==> flow/design.v <==
module apb_master #(
    parameter DATA_WD = 8,
    parameter ADDR_WD = 8
) (
    input                         clk,
    input                         rst_n,
    input [DATA_WD + ADDR_WD : 0] cmd_in,
    input                         cmd_vld,
    input [DATA_WD - 1 : 0]       prdata,
    input                         pready,
    output                        cmd_rdy,
    output                        psel,
    output                        penable,
    output                        pwrite,
    output [ADDR_WD - 1 : 0]      paddr,
    output [DATA_WD - 1 : 0]      pwdata,
    output                        read_vld,
    output [DATA_WD - 1 : 0]      read_data
);
localparam [1:0] IDLE = 2'b00;
localparam [1:0] SETUP = 2'b01;
localparam [1:0] ACCESS = 2'b11;
reg [1:0] state,next_state;
reg r_psel,r_penable;
assign psel = r_psel;
assign penable = r_penable;
reg [DATA_WD + ADDR_WD : 0] r_cmd_in;
wire cmd_fire;
assign cmd_fire = cmd_vld && cmd_rdy;
assign cmd_rdy = state == IDLE;
always @(posedge clk or negedge rst_n) begin
    if(!rst_n) begin
        state <= IDLE;
    end
    else begin
        state <= next_state;
    end
end
always @(*) begin
    case(state)
        IDLE: begin
            if(cmd_fire) begin
                next_state = SETUP;
            end
            else begin
                next_state = IDLE;
            end
        end
        SETUP: begin
            next_state = ACCESS;
        end
        ACCESS: begin
            if(pready) begin
                next_state = IDLE;
            end
            else begin
                next_state = ACCESS;
            end
        end
        default: begin
            next_state = IDLE;
        end
    endcase
end
always @(*) begin
    r_psel = 'b0;
    r_penable = 'b0;
    case(state)
        IDLE: begin
        end
        SETUP: begin
            r_psel = 1'b1;
        end
        ACCESS: begin
            r_psel = 1'b1;
            r_penable = 1'b1;
        end
        default: begin
        end
    endcase
end
always @(posedge clk or negedge rst_n) begin
    if(!rst_n) begin
        r_cmd_in <= 'b0;
    end
    else if(cmd_fire) begin
        r_cmd_in <= cmd_in;
    end
end
assign paddr  = r_cmd_in[DATA_WD + ADDR_WD - 1 : DATA_WD];
assign pwdata = r_cmd_in[DATA_WD - 1 : 0];
assign pwrite = r_cmd_in[DATA_WD + ADDR_WD];
assign read_data = prdata;
assign read_vld = ~pwrite && pready;
endmodule
module apb_slave #(
    parameter DATA_WD = 8,
    parameter ADDR_WD = 8 
) (
    input                    clk,
    input                    rst_n,
    input                    psel,
    input                    penable,
    input                    pwrite,
    input  [ADDR_WD - 1 : 0] paddr,
    input  [DATA_WD - 1 : 0] pwdata,
    output [DATA_WD - 1 : 0] prdata,
    output                   pready
);
localparam ADDR_MAX = (1 << ADDR_WD);
reg [DATA_WD - 1 : 0] mem [ADDR_MAX - 1 : 0];
localparam [1:0] IDLE = 2'b00;
localparam [1:0] SETUP = 2'b01;
localparam [1:0] ACCESS = 2'b11; 
reg [1:0] state,next_state;
wire apb_fire;
assign apb_fire = psel && penable && pready;
always @(posedge clk or negedge rst_n) begin
    if(!rst_n) begin
        state <= IDLE;
    end
    else begin
        state <= next_state;
    end
end
always @(*) begin
    case(state) 
        IDLE: begin
            if(psel) begin
                next_state = SETUP;
            end
            else begin
                next_state = IDLE;
            end
        end
        SETUP: begin
            next_state = ACCESS;
        end
        ACCESS: begin
            if(!pready) begin
                next_state = ACCESS;
            end
            else if(psel) begin
                next_state = SETUP;
            end
            else begin
                next_state = IDLE;
            end
        end
        default: begin
            next_state = IDLE;
        end
    endcase
end
reg r_pready;
assign pready = r_pready;
always @(*) begin
    case(state)
        IDLE: begin
            r_pready = 1'b0;            
        end 
        SETUP: begin
            r_pready = 1'b0;            
        end
        ACCESS: begin
            if(psel && penable) begin
                r_pready = 1'b1;
            end
            else begin
                r_pready = 1'b0;
            end
        end
        default: begin
            r_pready = 1'b0;
        end
    endcase
end
always @(posedge clk) begin
    if(apb_fire && pwrite) begin
        mem[paddr] <= pwdata;
    end
end
assign prdata = mem[paddr];
endmodule
module apb_top #(
    parameter DATA_WD = 8,
    parameter ADDR_WD = 8 
) (
    input                         clk,
    input                         rst_n,
    input [DATA_WD + ADDR_WD : 0] cmd_in,
    input                         cmd_vld,
    output                        cmd_rdy,
    output                        read_vld,
    output [DATA_WD - 1 : 0]      read_data
);
    wire psel,penable,pwrite,pready;
    wire [DATA_WD - 1 : 0] pwdata;
    wire [ADDR_WD - 1 : 0] paddr;
    wire [DATA_WD - 1 : 0] prdata;
   apb_master  #(
              .DATA_WD(DATA_WD),
              .ADDR_WD(ADDR_WD)
            )u_apb_master(
              .clk(clk),
              .rst_n(rst_n),
              .cmd_in(cmd_in),
              .cmd_vld(cmd_vld),
              .prdata(prdata),
              .pready(pready),
              .cmd_rdy(cmd_rdy),
              .psel(psel),
              .penable(penable),
              .pwrite(pwrite),
              .paddr(paddr),
              .pwdata(pwdata),
              .read_vld(read_vld),
              .read_data(read_data)
            );
   apb_slave  #(
             .DATA_WD(DATA_WD),
             .ADDR_WD(ADDR_WD)
           )u_apb_slave(
             .clk(clk),
             .rst_n(rst_n),
             .psel(psel),
             .penable(penable),
             .pwrite(pwrite),
             .paddr(paddr),
             .pwdata(pwdata),
             .prdata(prdata),
             .pready(pready)
           );
endmodule
## Step by step through the tools: apb_top

What the tools print for apb_top, step after step.
Line numbers count from 1 in the design file above.
Cell names lack the library's common part.
A cell with n/a has no value.

| design | value |
|---|---|
| top | apb_top |
| clock port | clk |
| cell library | sky130hd |
| corner | tt_025C_1v80 |

## After elaboration

Source: Yosys, flattened and elaborated, memories not mapped. Widths are those after wreduce; folded enables and synchronous resets count as part of the registers. Registers that Yosys merges into a memory's read port (data or address) are not register bits. Print and check cells do not count. Equal cells are merged and count once.
Memory sizes are those after Yosys's memory passes, which may raise the word count (mostly to a power of two), join words into wider ones and drop unused or constant bits.

| operators by class | value |
|---|---|
| muxes and demuxes | 13 |
| reductions and logical operators | 8 |
| eq/ne operators | 4 |
| bitwise operators | 1 |

Operators with widths:

| kind | count |
|---|---|
| 8-bit two-way mux | 2 |
| 2-bit case mux with 3-bit select | 2 |
| 1-bit two-way mux | 7 |
| 1-bit logical AND | 5 |
| 2-bit by 1-bit == test with 1-bit output with constant B | 2 |
| 2-bit == test with constant B | 2 |
| 2-bit logical NOT | 2 |
| 2-bit two-way mux | 2 |
| 2-bit OR reduction | 1 |
| 1-bit NOT | 1 |

| bit counts | value |
|---|---|
| memory bits (writable) | 2048 |
| bits in registers | 21 |
| memories kept | 1 |
| bits of input ports | 20 |
| word-level cells | 30 |

Memories:

| memory | words | width | rd ports | wr ports | line | text |
|---|---|---|---|---|---|---|
| u_apb_slave.mem | 256 | 8 | 1 | 1 | 111 | `reg [DATA_WD - 1 : 0] mem [ADDR_MAX - 1 : 0];` |

## Depth

Longest topological path by Yosys (ltp), each cell counted once; first at word level (registers and memories cut), then after technology mapping (sequential cells cut; the memories' decode and read muxes count).

| logic depth | value |
|---|---|
| depth after elaboration | 9 |
| ABC_AREA | 1 |
| gate-level depth with buffers | 15 |
| gate-level depth less buffers | 13 |

## Netlist

Yosys stat after the flow's synthesis: flattened, memories mapped to cells. It holds for the ABC_AREA given above (unset counts as 0); a run with the other value may have another netlist.
Totals and module areas in this step are rounded.

| synthesis totals | value |
|---|---|
| flip-flops | 2071 |
| synthesis area | 0.08533 mm^2 |
| cells in the netlist | 8061 |

Cell types:

| cell | count |
|---|---|
| edfxtp_1 | 2048 |
| nand2_1 | 4797 |
| nor2_1 | 346 |
| nand3_1 | 200 |
| buf_2 | 183 |
| clkbuf_1 | 195 |
| dfrtp_1 | 21 |
| o21ai_1 | 89 |
| o21ai_0 | 80 |
| a21oi_1 | 32 |
| buf_1 | 39 |
| inv_1 | 16 |
| dfstp_2 | 2 |
| buf_6 | 3 |
| nor2_2 | 2 |
| inv_2 | 3 |
| a21o_1 | 1 |
| a22oi_1 | 1 |

Other cell types: 3; their cells: 3.

## Worst setup path after synthesis

Source: OpenSTA report_checks on the synthesized netlist (no wires, ideal clock, input and output delay 20% of the period each), path of least setup slack; recovery checks are left aside. Register names are those of the netlist, which keeps one name where synthesis merged equal registers.

| timing path after synthesis | value |
|---|---|
| path type | register to register |
| start point | register u_apb_master.r_cmd_in[0] |
| end point | memory u_apb_slave.mem[0][0] |
| delay of the path | 3.987 ns |
| arrival | 3.183 ns |
| setup slack | 2.013 ns |
| stages on the path | 1 |
| launch time at the first pin | 0.000 ns |
| path buffers | 0 |
| period | 6.0 ns |
| data required time | 5.196 ns |
| synthesis period reached | 3.987 ns |

"delay of the path" = arrival - input delay + setup time.
"stages on the path": output pins that drive a net of the path, with the launching flip-flop's if there is one; two outputs of one cell count as two.
"synthesis period reached" = period - worst setup slack (recovery checks aside). The figure is calculated, with input and output delays left at 20% of the set period.
The rows between start and end are the longest chain of elaborated cells between them; the timing report does not say that the signal goes this way. Where chains are equally long, one stands for them.
Each line given opens the expression or statement behind the cell; cells for indexed reads and writes are added by Yosys, which also makes memories of some case tables.

| between the ends, after synthesis | value |
|---|---|
| cells stage by stage | dfrtp_1 |
| length of the longest elaborated chain | 1 |
| elaborated cells between the ends (all ways) | 1 |
| RTL lines with such cells | 1 |
| those cells by class | 1 x mux |

Ends and longest elaborated chain, after synthesis:

| item | line | text |
|---|---|---|
| from (decl) | 27 | `reg [DATA_WD + ADDR_WD : 0] r_cmd_in;` |
| from (assign) | 84 | `r_cmd_in <= 'b0;` |
| from (assign) | 87 | `r_cmd_in <= cmd_in;` |
| 8-bit two-way mux | 179 | `if(apb_fire && pwrite) begin` |
| to (decl) | 111 | `reg [DATA_WD - 1 : 0] mem [ADDR_MAX - 1 : 0];` |

## Worst path after layout

Path of least setup slack in the final report of stored run 1 (OpenROAD, finished layout, wires in). Where an end is a register, its clock arrival counts in the times.

| timing path after layout | value |
|---|---|
| path type | register to output |
| start point | register u_apb_master.r_cmd_in[9] |
| end point | output port read_data[7] |
| launch time at the first pin | 0.85 ns |
| stages on the path | 15 |
| period | 6.0 ns |
| path buffers | 2 |
| arrival | 4.67 ns |
| data required time | 4.80 ns |
| setup slack | 0.13 ns |

The rows between start and end are the longest chain of elaborated cells between them; the timing report does not say that the signal goes this way. Where chains are equally long, one stands for them.
A memory read counts as a cell of the chain, while the word-level depth stops at memories.

| between the ends, after layout | value |
|---|---|
| cells stage by stage | dfrtp_4 > clkinv_16 > nor2_4 > clkbuf_16 > nand2_1 > nand3_1 > nand2_1 > nand2_1 > o21ai_1 > nand2_1 > nor2_1 > nor2_1 > nor2_1 > nand2_2 > clkdlybuf4s50_1 |
| length of the longest elaborated chain | 1 |
| elaborated cells between the ends (all ways) | 1 |
| RTL lines with such cells | 1 |
| those cells by class | 1 x memory |

Ends and longest elaborated chain, after layout:

| item | line | text |
|---|---|---|
| from (decl) | 27 | `reg [DATA_WD + ADDR_WD : 0] r_cmd_in;` |
| from (assign) | 84 | `r_cmd_in <= 'b0;` |
| from (assign) | 87 | `r_cmd_in <= cmd_in;` |
| memory read 256 x 8 bit | 111 | `reg [DATA_WD - 1 : 0] mem [ADDR_MAX - 1 : 0];` |
| to (decl) | 195 | `output [DATA_WD - 1 : 0]      read_data` |

Hand-over note for apb_top

Settings and measured results of 5 stored flow runs for module apb_top (sky130hd), not sorted in any way. The constraints put input and output delay at 20% of the set period each and load the outputs with 0.01 pF.
"achieved period" means the clock period less the worst setup slack. The figure is calculated, with input and output delays left at 20% of the set period.
"worst path time" = time allowed to the worst setup path (clock period - input delay - output delay, where it has them) - its slack; a late launch clock adds to it, a late capture clock takes from it.
"overall power": no workload was simulated; the value follows from the tool's default switching activity.
The measured numbers are rounded.

#### Stored run 1

| setting | value |
|---|---|
| ABC_AREA | `1` |
| CTS_CLUSTER_DIAMETER | `230` |
| HOLD_SLACK_MARGIN | `0.24` |
| PLACE_DENSITY_LB_ADDON | `0.28` |
| TNS_END_PERCENT | `15` |
| period_ns | `6.0` |
| CAP_MARGIN | `20` |
| CORE_MARGIN | `2` |
| CORE_UTILIZATION | `40` |
| SLEW_MARGIN | `20` |

| result | value |
|---|---|
| area of the synthesized netlist | 0.08533 mm^2 |
| achieved period | 5.874 ns |
| final setup TNS | 0.000 ns |
| utilization of the finished layout | 0.45 |
| overall power | 33210 µW |
| worst setup slack after layout | 0.126 ns |
| worst path time | 4.67 ns |
| worst path kind | register to output |
| die area | 0.217 mm^2 |
| standard-cell area of the final layout | 0.09551 mm^2 |

#### Stored run 2

| setting | value |
|---|---|
| ABC_AREA | `0` |
| CAP_MARGIN | `10` |
| CELL_PAD_IN_SITES_DETAIL_PLACEMENT | `0` |
| CELL_PAD_IN_SITES_GLOBAL_PLACEMENT | `2` |
| CORE_ASPECT_RATIO | `1.17` |
| CORE_MARGIN | `3` |
| CORE_UTILIZATION | `50` |
| CTS_CLUSTER_SIZE | `13` |
| GPL_ROUTABILITY_DRIVEN | `1` |
| GPL_TIMING_DRIVEN | `1` |
| HOLD_SLACK_MARGIN | `0.1` |
| MAX_ROUTING_LAYER | `met4` |
| MIN_ROUTING_LAYER | `met1` |
| TNS_END_PERCENT | `50` |
| period_ns | `3.59` |
| SLEW_MARGIN | `20` |

| result | value |
|---|---|
| worst path time | 4.24 ns |
| worst path kind | register to output |
| utilization of the finished layout | 0.6 |
| overall power | 53520 µW |
| worst setup slack after layout | -1.368 ns |
| achieved period | 4.958 ns |
| die area | 0.1627 mm^2 |
| standard-cell area of the final layout | 0.09413 mm^2 |
| final setup TNS | -9.764 ns |
| area of the synthesized netlist | 0.07896 mm^2 |

#### Stored run 3

| setting | value |
|---|---|
| ABC_AREA | `0` |
| CAP_MARGIN | `10` |
| CELL_PAD_IN_SITES_DETAIL_PLACEMENT | `0` |
| CORE_ASPECT_RATIO | `1.51` |
| CORE_MARGIN | `3` |
| CORE_UTILIZATION | `50` |
| CTS_CLUSTER_SIZE | `13` |
| GPL_ROUTABILITY_DRIVEN | `1` |
| GPL_TIMING_DRIVEN | `1` |
| HOLD_SLACK_MARGIN | `0.1` |
| MAX_ROUTING_LAYER | `met5` |
| MIN_ROUTING_LAYER | `met1` |
| TNS_END_PERCENT | `50` |
| period_ns | `3.59` |
| SLEW_MARGIN | `20` |

| result | value |
|---|---|
| worst path time | 4.07 ns |
| worst path kind | register to output |
| standard-cell area of the final layout | 0.09364 mm^2 |
| area of the synthesized netlist | 0.07896 mm^2 |
| worst setup slack after layout | -1.200 ns |
| achieved period | 4.790 ns |
| overall power | 51680 µW |
| utilization of the finished layout | 0.599 |
| die area | 0.1628 mm^2 |
| final setup TNS | -9.017 ns |

#### Stored run 4

| setting | value |
|---|---|
| ABC_AREA | `1` |
| CAP_MARGIN | `0` |
| CELL_PAD_IN_SITES_DETAIL_PLACEMENT | `2` |
| CORE_ASPECT_RATIO | `0.88` |
| CTS_CLUSTER_DIAMETER | `230` |
| CTS_CLUSTER_SIZE | `72` |
| HOLD_SLACK_MARGIN | `0.24` |
| MAX_ROUTING_LAYER | `met4` |
| PLACE_DENSITY_LB_ADDON | `0.28` |
| SETUP_SLACK_MARGIN | `0.72` |
| SLEW_MARGIN | `20` |
| TNS_END_PERCENT | `15` |
| period_ns | `3.56` |
| CORE_MARGIN | `2` |
| CORE_UTILIZATION | `40` |

| result | value |
|---|---|
| standard-cell area of the final layout | 0.09584 mm^2 |
| worst setup slack after layout | -1.413 ns |
| achieved period | 4.973 ns |
| worst path time | 4.26 ns |
| worst path kind | register to output |
| final setup TNS | -10.39 ns |
| area of the synthesized netlist | 0.08533 mm^2 |
| die area | 0.217 mm^2 |
| overall power | 47790 µW |
| utilization of the finished layout | 0.451 |

#### Stored run 5

| setting | value |
|---|---|
| CAP_MARGIN | `15` |
| CELL_PAD_IN_SITES_DETAIL_PLACEMENT | `2` |
| CORE_ASPECT_RATIO | `1.51` |
| CORE_MARGIN | `3` |
| CORE_UTILIZATION | `40` |
| CTS_CLUSTER_SIZE | `13` |
| GPL_ROUTABILITY_DRIVEN | `0` |
| GPL_TIMING_DRIVEN | `1` |
| MAX_ROUTING_LAYER | `met4` |
| period_ns | `3.59` |
| SLEW_MARGIN | `20` |

| result | value |
|---|---|
| worst setup slack after layout | -1.371 ns |
| die area | 0.2029 mm^2 |
| utilization of the finished layout | 0.486 |
| area of the synthesized netlist | 0.07896 mm^2 |
| worst path time | 4.24 ns |
| worst path kind | register to output |
| final setup TNS | -10.07 ns |
| standard-cell area of the final layout | 0.09502 mm^2 |
| achieved period | 4.961 ns |
| overall power | 54330 µW |

End of note.
